==> flow/design.v <==
`timescale 1ns / 1ps
module cordic_sin_cos
(
    input clk,
    input reset_n,
    input i_call,
    input [31:0] i_data,
    output o_done,
    output [31:0] o_cos,
    output [31:0] o_sin
);
cordic_sin_cos_core u_sin_cos (
    .clk     ( clk ),
    .reset_n ( reset_n ),
    .i_call  ( i_call ),
    .i_data  ( i_data ),
    .o_done  ( o_done ),
    .o_cos   ( o_cos ),
    .o_sin   ( o_sin )
);
endmodule
module cordic_sin_cos_core(
    clk,
    reset_n,
    i_call,
    i_data,
    o_done,
    o_cos,
    o_sin
);
     input clk;
     input reset_n;
	 input i_call; 
	 input signed [31:0] i_data;
	 output o_done;
	 output signed [31:0] o_cos;
	 output signed [31:0] o_sin;	 
	 function [31:0] atan;
	    input [3:0] idx;
	    case( idx )
	       4'd0: atan = 32'd2949120;  4'd1: atan = 32'd1740992;  4'd2: atan = 32'd919872;  4'd3: atan = 32'd466944;
	       4'd4: atan = 32'd234368;   4'd5: atan = 32'd117312;   4'd6: atan = 32'd58688;   4'd7: atan = 32'd29312;
	       4'd8: atan = 32'd14656;    4'd9: atan = 32'd7360;     4'd10: atan = 32'd3648;   4'd11: atan = 32'd1856;
	       4'd12: atan = 32'd896;     4'd13: atan = 32'd448;     4'd14: atan = 32'd256;    default: atan = 32'd128;
	    endcase
	 endfunction
	 reg signed [31:0]x,y,tx,ty,deg,rcos,rsin;
	 reg [7:0]i,seg;
	 reg isdone,isnegcos,isnegsin,isswap;
	 always @ ( posedge clk or negedge reset_n )
	 if( !reset_n )
	 begin
	    { x,y,deg,rcos,rsin } <= { 32'd0,32'd0,32'd0,32'd0,32'd0};
		i <= 8'd0;
		{ isdone,isnegcos,isnegsin,isswap } <= { 1'b0,1'b0,1'b0,1'b0 };
	 end
	 else if( i_call )
	 case( i )       
  	    0:
		begin
		   seg = i_data / 90;
		   if( seg == 0 ) 
		   begin 
		   	  deg <= i_data; 
		   	  isnegcos <= 0; 
		   	  isnegsin <= 0; 
		   	  isswap <= 0; 
		   end
		   else if( seg == 1 ) 
		   begin 
		   	  deg <= i_data - 90; 
		   	  isnegcos <= 1; 
		   	  isnegsin <= 0; 
		   	  isswap <= 1; 
		   end
		   else if( seg == 2 ) 
		   begin 
		   	  deg <= i_data - 180; 
		   	  isnegcos <= 1; 
		   	  isnegsin <= 1; 
		   	  isswap <= 0; 
		   end
		   else if( seg == 3 ) 
		   begin 
		   	  deg <= i_data - 270; 
		   	  isnegcos <= 0; 
		   	  isnegsin <= 1; 
		   	  isswap <= 1;  
		   end 
		   i <= i + 1'b1;
	    end		 
		1:
		begin 
		   x <= 32'd39797; 
		   y <= 32'd0; 
		   deg <= deg << 16; 
		   i <= i + 1'b1; 
		end					 
		2,3,4,5,6,7,8,9,10,11,12,13,14,15,16,17:
		if( deg > 0 )
		begin
		   ty = y >>> i-2;
		   tx = x >>> i-2;
		   x <= x - ty;
		   y <= y + tx;
		   deg <= deg - atan(i-2);
		   i <= i + 1'b1;
		end
		else
		begin
		   ty = y >>> i-2;
		   tx = x >>> i-2;
		   x <= x + ty ;
		   y <= y - tx ;
		   deg <= deg + atan(i-2);
		   i <= i + 1'b1;
		end
		18:
		begin 
		   {rcos,rsin} <= isswap ? { y,x } : { x,y }; 
		   i <= i + 1'b1; 
		end			
		19:
		begin 
		   isdone <= 1'b1; 
		   i <= i + 1'b1; 
		end		
		20:
		begin 
		   isdone <= 1'b0; 
		   i <= 8'd0; 
		end		   
	 endcase
	 assign o_done = isdone;
	 assign o_cos = isnegcos ? -(rcos) : rcos;
	 assign o_sin = isnegsin ? -(rsin) : rsin;
endmodule
# ---- Reports on cordic_sin_cos
# Tool output for the design above, in the order of the flow.
# Lines are those of the file above, counted from 1.
# Library cell names are shortened.
# Not given: --
dict set report inputs {
  top_module {cordic_sin_cos}
  clock {clk}
  library {sky130hd}
  pvt_corner {tt_025C_1v80}
}

# ---- Word-level counts
# Yosys after proc, flatten, opt, wreduce and memory -nomap, before mapping. Memory bits, and registers merged into a memory's read port (data or address), are not among the register bits. Print and check cells are not counted.
# Memory sizes are those after Yosys's memory passes, which may raise the word count (mostly to a power of two), join words into wider ones and drop unused or constant bits.
dict set report bits {
  romBits 512
  in_bits 35
  mem_bits_rw 0
  word_cells 100
  latch_bits 0
  output_inout_bits 65
  mem_count 2
  clocked_rd_ports_x_width 0
  regBits 172
}
dict set report op_classes {
  mul 0
  n_shift 2
  cmp 1
  n_mux 32
  n_addsub 13
  bitwise 0
  n_reduce_logical 15
  div_mod_pow 1
  equal 24
}
# memory size word_bits rd wr line
set memory_table {}
lappend memory_table {{(no name shown)} 16 16 1 0 40} ;# case( idx )
lappend memory_table {{(no name shown)} 16 16 1 0 40}
# op n
set ops {}
lappend ops {{2-to-1 mux 32 bit} 15}
lappend ops {{divider 32 x 8 -> 32 bit (second input constant)} 1}
lappend ops {{case mux 32 bit (select 2 bit)} 2}
lappend ops {{adder 32 bit} 3}
lappend ops {{subtractor 32 bit} 3}
lappend ops {{case mux 32 bit (select 3 bit)} 1}
lappend ops {{>>> shifter 32 x 32 -> 32 bit} 2}
lappend ops {{negator 32 bit} 2}
lappend ops {{== test 8 x 4 -> 1 bit (second input constant)} 8}
lappend ops {{2-to-1 mux 64 bit} 1}
lappend ops {{== test 8 x 5 -> 1 bit (second input constant)} 5}
lappend ops {{> comparator 32 x 1 -> 1 bit (second input constant)} 1}
lappend ops {{subtractor 32 x 10 -> 32 bit (second input constant)} 1}
lappend ops {{subtractor 32 x 8 -> 32 bit (second input constant)} 1}
lappend ops {{subtractor 32 x 9 -> 32 bit (second input constant)} 1}
lappend ops {{== test 8 x 2 -> 1 bit (second input constant)} 4}
lappend ops {{== test 8 x 3 -> 1 bit (second input constant)} 4}
lappend ops {{OR reduction 20 bit} 1}
lappend ops {{OR reduction 16 bit} 1}
lappend ops {{== test 8 x 1 -> 1 bit (second input constant)} 2}
lappend ops {{zero test 8 bit} 2}
lappend ops {{case mux 8 bit (select 2 bit)} 1}
lappend ops {{2-to-1 mux 1 bit} 11}
lappend ops {{subtractor 8 x 2 -> 9 bit (second input constant)} 1}
lappend ops {{AND reduction 2 bit} 4}
lappend ops {{adder 8 x 1 -> 8 bit (second input constant)} 1}
lappend ops {{nonzero test 2 bit} 3}
lappend ops {{AND reduction 3 bit} 2}
# Not listed: further kinds 4, cells in them 4.

# ---- Depth
# Yosys ltp: most cells in a row. Word level: on the elaborated netlist, between registers, memories and ports. Mapped: between sequential cells and ports; inverters and the memories' decode and read muxes count.
dict set report depth {
  depth_word 7
  ABC_AREA 0
  ltp_mapped 101
  mapped_depth_nobuf 80
}

# ---- After synthesis
# Source: synth_stat.txt of the flow (Yosys; design flattened, memories mapped). It holds for the ABC_AREA given above (unset counts as 0); a run with the other value may have another netlist.
# The area totals of this step are shown rounded.
dict set report mapped {
  mapped_area_um2 28350
  flip_flops 172
  stdcells 3904
  buf_cells 235
  seq_area_um2 4304
}
# type n type_area_um2
set by_type {}
lappend by_type {dfrtp_1 172 4.3E+03}
lappend by_type {xnor2_1 255 2.23E+03}
lappend by_type {o21ai_0 363 1.82E+03}
lappend by_type {nand2_1 451 1.69E+03}
lappend by_type {a21oi_1 288 1.44E+03}
lappend by_type {mux2i_1 142 1.42E+03}
lappend by_type {ha_1 110 1376.32}
lappend by_type {nor2_1 359 1.35E+03}
lappend by_type {xor2_1 86 753.222}
lappend by_type {a21o_1 96 720.691}
lappend by_type {clkbuf_1 174 653.126}
lappend by_type {nand3_1 87 435.418}
lappend by_type {nor3_1 86 430.413}
lappend by_type {o211ai_1 55 412.896}
lappend by_type {o31ai_1 48 360.346}
lappend by_type {mux2_2 30 337.824}
lappend by_type {inv_1 82 307.795}
lappend by_type {a211oi_1 39 292.781}
# Other cell types: 126; their cells: 981.
# By module: a second synthesis without flattening, with its own total; a netlist apart from the flattened one above.
dict set report hier_totals {
  cells_unflattened 3875
  hier_area_um2 28510
}
# Rows give one instance, submodules left out.
# mod mod_area_um2 instances n_cells mod_seq_area_um2
set modules {}
lappend modules {cordic_sin_cos_core 28510 1 3875 4304}
lappend modules {cordic_sin_cos 0.0 1 0 0.0}

# ---- Worst setup path after synthesis
# OpenSTA on the mapped netlist: ideal clock, no wires. The path of least setup slack (recovery checks aside). Input and output delay are each 20% of the period. Register names are those of the netlist, which keeps one name where synthesis merged equal registers.
dict set report synth_path {
  kind {input port to flip-flop}
  start {input i_data[3]}
  end {register u_sin_cos.deg[14]}
  tclk_ns 30.0
  setup_time_ns 0.127
  path_buffers 14
  arrival_time_ns 26.511
  required_time_ns 29.873
  path_delay_ns 20.638
  slack_ns 3.362
  t_first_pin_ns 6.000
  input_delay_ns 6.000
  stages 93
  synth_period_reached_ns 26.638
}
# "path_delay_ns" = arrival - input delay + setup time.
# "stages": output pins that drive a net of the path, with the launching flip-flop's if there is one; two outputs of one cell count as two.
# "synth_period_reached_ns" is the clock period less the worst setup slack; recovery checks do not enter. This is arithmetic on one report: input and output delays are still those of the set period (20% each).
# The rows between start and end are the longest chain of elaborated cells between them; the timing report does not say that the signal goes this way. Where chains are equally long, one stands for them.
# A line is the first line of the expression or statement that the cell stems from. Yosys adds cells for indexed reads and writes and turns some case tables into memories.
# At most two assigning lines are given for a register; there are more.
dict set report synth_between {
  cell_sequence {buf_2 -> inv_1 -> ha_1 -> and4bb_1 -> nand3_2 -> o32a_1 -> and2_1 -> buf_2 -> or4_1 -> a21boi_2 -> or2_1 -> buf_4 -> nor2_2 -> o311ai_4 -> mux2_1 -> o21a_1 -> or4_4 -> nand2_1 -> [... 57 more ...] -> clkbuf_1 -> o211ai_1 -> o211ai_4 -> a21oi_1 -> clkbuf_1 -> clkbuf_1 -> ha_1 -> nand2_1 -> nand2b_1 -> a21oi_1 -> a311o_1 -> nor2_1 -> a211oi_4 -> a31o_1 -> a2111o_1 -> xnor2_1 -> a221oi_1 -> nor2_1}
  elab_chain_len 7
  cells_between 15
  lines_between 9
  classes_between {3 x add/sub; 1 x div; 4 x eq/ne; 5 x mux; 2 x reduce/logical}
}
# element line
set synth_lines {}
lappend synth_lines {{from (decl)} 7} ;# input [31:0] i_data,
lappend synth_lines {{divider 32 x 8 -> 32 bit} 61} ;# seg = i_data / 90;
lappend synth_lines {{== test 8 x 2 -> 1 bit} 83} ;# else if( seg == 3 )
lappend synth_lines {{2-to-1 mux 32 bit} 83}
lappend synth_lines {{2-to-1 mux 32 bit} 76} ;# else if( seg == 2 )
lappend synth_lines {{2-to-1 mux 32 bit} 69} ;# else if( seg == 1 )
lappend synth_lines {{2-to-1 mux 32 bit} 62} ;# if( seg == 0 )
lappend synth_lines {{case mux 32 bit (select 3 bit)} 58} ;# case( i )
lappend synth_lines {{to (assign)} 64} ;# deg <= i_data;
lappend synth_lines {{to (assign)} 71} ;# deg <= i_data - 90;
lappend synth_lines {{to (decl)} 47} ;# reg signed [31:0]x,y,tx,ty,deg,rcos,rsin;

# ---- Timing after layout
# From the final timing report of flow run A: the path of least setup slack in the routed layout; clock arrival at registers is part of the times.
dict set report layout_path {
  kind {input port to flip-flop}
  start {input i_data[2]}
  end {register u_sin_cos.deg[13]}
  path_buffers 4
  required_time_ns 29.46
  input_delay_ns 5.82
  stages 82
  arrival_time_ns 28.98
  slack_ns 0.47
  t_first_pin_ns 5.82
  setup_time_ns 0.11
  tclk_ns 29.1
}
# The rows between start and end are the longest chain of elaborated cells between them; the timing report does not say that the signal goes this way. Where chains are equally long, one stands for them.
# At most two assigning lines are given for a register; there are more.
dict set report layout_between {
  cell_sequence {clkdlybuf4s50_1 -> inv_1 -> ha_1 -> and4bb_1 -> nand3_2 -> o311ai_2 -> nand3_1 -> o211ai_1 -> nand3_1 -> xnor2_4 -> mux2i_1 -> o2111ai_1 -> and3_1 -> or2_1 -> a22oi_1 -> xor2_2 -> a22oi_1 -> o211ai_1 -> [... 46 more ...] -> o311ai_0 -> o221ai_1 -> a21o_1 -> o211ai_1 -> o211ai_4 -> a21oi_2 -> ha_1 -> nand2_1 -> nor4b_1 -> a311o_1 -> nor2_1 -> a211oi_4 -> buf_4 -> nor3b_4 -> o221ai_2 -> xnor2_1 -> a221oi_1 -> nor2_1}
  elab_chain_len 7
  cells_between 15
  lines_between 9
  classes_between {3 x add/sub; 1 x div; 4 x eq/ne; 5 x mux; 2 x reduce/logical}
}
# element line
set layout_lines {}
lappend layout_lines {{from (decl)} 7} ;# input [31:0] i_data,
lappend layout_lines {{divider 32 x 8 -> 32 bit} 61} ;# seg = i_data / 90;
lappend layout_lines {{== test 8 x 2 -> 1 bit} 83} ;# else if( seg == 3 )
lappend layout_lines {{2-to-1 mux 32 bit} 83}
lappend layout_lines {{2-to-1 mux 32 bit} 76} ;# else if( seg == 2 )
lappend layout_lines {{2-to-1 mux 32 bit} 69} ;# else if( seg == 1 )
lappend layout_lines {{2-to-1 mux 32 bit} 62} ;# if( seg == 0 )
lappend layout_lines {{case mux 32 bit (select 3 bit)} 58} ;# case( i )
lappend layout_lines {{to (assign)} 64} ;# deg <= i_data;
lappend layout_lines {{to (assign)} 71} ;# deg <= i_data - 90;
lappend layout_lines {{to (decl)} 47} ;# reg signed [31:0]x,y,tx,ty,deg,rcos,rsin;

Flow measurements of cordic_sin_cos on sky130hd: 3 stored runs with different settings, listed in no order. Input and output delays are each 20% of the period that was set; the output load is 0.01 pF.
"period_reached_ns" is the run's clock period less its worst setup slack. It is reckoned from that one timing run; input and output delays stay at 20% of the period that was set.
"worst_path_time_ns": the worst setup path's part of the clock period (all of it between registers, 20% less for each end at a port) less its slack. A launch clock that arrives late makes it longer, a capture clock that arrives late makes it shorter.
Values from the reports are rounded here.

[flow] flow run A: files
==> flow/run.sh <==
#!/bin/bash
# the make line also repeats the synthesis and layout settings of config.mk as NAME=value (left out here)
make -C /OpenROAD-flow-scripts/flow DESIGN_CONFIG=/design/flow/config.mk WORK_HOME=/design/flow/orfs CLKGATE_MAP_FILE= finish
==> flow/config.mk <==
export PLATFORM = sky130hd
export DESIGN_NAME = cordic_sin_cos
export DESIGN_NICKNAME = cordic_sin_cos
export VERILOG_FILES = /design/flow/design.v
export SDC_FILE = /design/flow/constraint.sdc
export NUM_CORES = 4
export LEC_CHECK = 0
export CAP_MARGIN = 20
export CORE_MARGIN = 2
export CORE_UTILIZATION = 40
export SETUP_SLACK_MARGIN = -0.87
export SLEW_MARGIN = 20
==> flow/constraint.sdc <==
create_clock -name core_clock -period 29.1 [get_ports {clk}]
set_input_delay 5.8200 -clock core_clock [delete_from_list [all_inputs] [get_ports {clk}]]
set_output_delay 5.8200 -clock core_clock [all_outputs]
set_load 0.01 [all_outputs]

[flow] flow run A: metrics
[metrics] synthesis_area_um2 = 28350
[metrics] die_um2 = 73020
[metrics] finalCellArea_um2 = 31130
[metrics] util_pct = 44.4
[metrics] worstSetupSlack_ns = 0.474
[metrics] fin_tns_ns = 0.000
[metrics] timing.hold.ws_ns = 0.464
[metrics] period_reached_ns = 28.626
[metrics] worst_path_time_ns = 22.81
[metrics] worst_setup_path_type = input port to flip-flop

[flow] flow run B: files
==> flow/run.sh <==
#!/bin/bash
# the make line also repeats the synthesis and layout settings of config.mk as NAME=value (left out here)
make -C /OpenROAD-flow-scripts/flow DESIGN_CONFIG=/design/flow/config.mk WORK_HOME=/design/flow/orfs CLKGATE_MAP_FILE= finish
==> flow/config.mk <==
export PLATFORM = sky130hd
export DESIGN_NAME = cordic_sin_cos
export DESIGN_NICKNAME = cordic_sin_cos
export VERILOG_FILES = /design/flow/design.v
export SDC_FILE = /design/flow/constraint.sdc
export NUM_CORES = 4
export LEC_CHECK = 0
export ABC_AREA = 0
export CAP_MARGIN = 20
export CELL_PAD_IN_SITES_DETAIL_PLACEMENT = 2
export CORE_ASPECT_RATIO = 0.68
export CORE_MARGIN = 9
export CORE_UTILIZATION = 17
export CTS_CLUSTER_SIZE = 88
export GPL_ROUTABILITY_DRIVEN = 0
export GPL_TIMING_DRIVEN = 1
export HOLD_SLACK_MARGIN = 0.03
export PLACE_DENSITY_LB_ADDON = 0.11
export SETUP_SLACK_MARGIN = 5.0
export SLEW_MARGIN = 20
export TNS_END_PERCENT = 45
==> flow/constraint.sdc <==
create_clock -name core_clock -period 44.2 [get_ports {clk}]
set_input_delay 8.8400 -clock core_clock [delete_from_list [all_inputs] [get_ports {clk}]]
set_output_delay 8.8400 -clock core_clock [all_outputs]
set_load 0.01 [all_outputs]

[flow] flow run B: metrics
[metrics] synthesis_area_um2 = 28350
[metrics] die_um2 = 182100
[metrics] finalCellArea_um2 = 32270
[metrics] util_pct = 19.5
[metrics] worstSetupSlack_ns = 7.996
[metrics] fin_tns_ns = 0.000
[metrics] timing.hold.ws_ns = 0.476
[metrics] period_reached_ns = 36.204
[metrics] worst_path_time_ns = 27.36
[metrics] worst_setup_path_type = input port to flip-flop

[flow] flow run C: files
==> flow/run.sh <==
#!/bin/bash
# the make line also repeats the synthesis and layout settings of config.mk as NAME=value (left out here)
make -C /OpenROAD-flow-scripts/flow DESIGN_CONFIG=/design/flow/config.mk WORK_HOME=/design/flow/orfs CLKGATE_MAP_FILE= finish
==> flow/config.mk <==
export PLATFORM = sky130hd
export DESIGN_NAME = cordic_sin_cos
export DESIGN_NICKNAME = cordic_sin_cos
export VERILOG_FILES = /design/flow/design.v
export SDC_FILE = /design/flow/constraint.sdc
export NUM_CORES = 4
export LEC_CHECK = 0
export CAP_MARGIN = 20
export CORE_MARGIN = 2
export CORE_UTILIZATION = 54
export GPL_TIMING_DRIVEN = 1
export MAX_ROUTING_LAYER = met5
export MIN_ROUTING_LAYER = met2
export PLACE_DENSITY = 0.69
export SETUP_SLACK_MARGIN = 2.36
export SLEW_MARGIN = 15
export TNS_END_PERCENT = 40
==> flow/constraint.sdc <==
create_clock -name core_clock -period 17.1 [get_ports {clk}]
set_input_delay 3.4200 -clock core_clock [delete_from_list [all_inputs] [get_ports {clk}]]
set_output_delay 3.4200 -clock core_clock [all_outputs]
set_load 0.01 [all_outputs]

[flow] flow run C: did not finish, routing stopped with GRT-0116
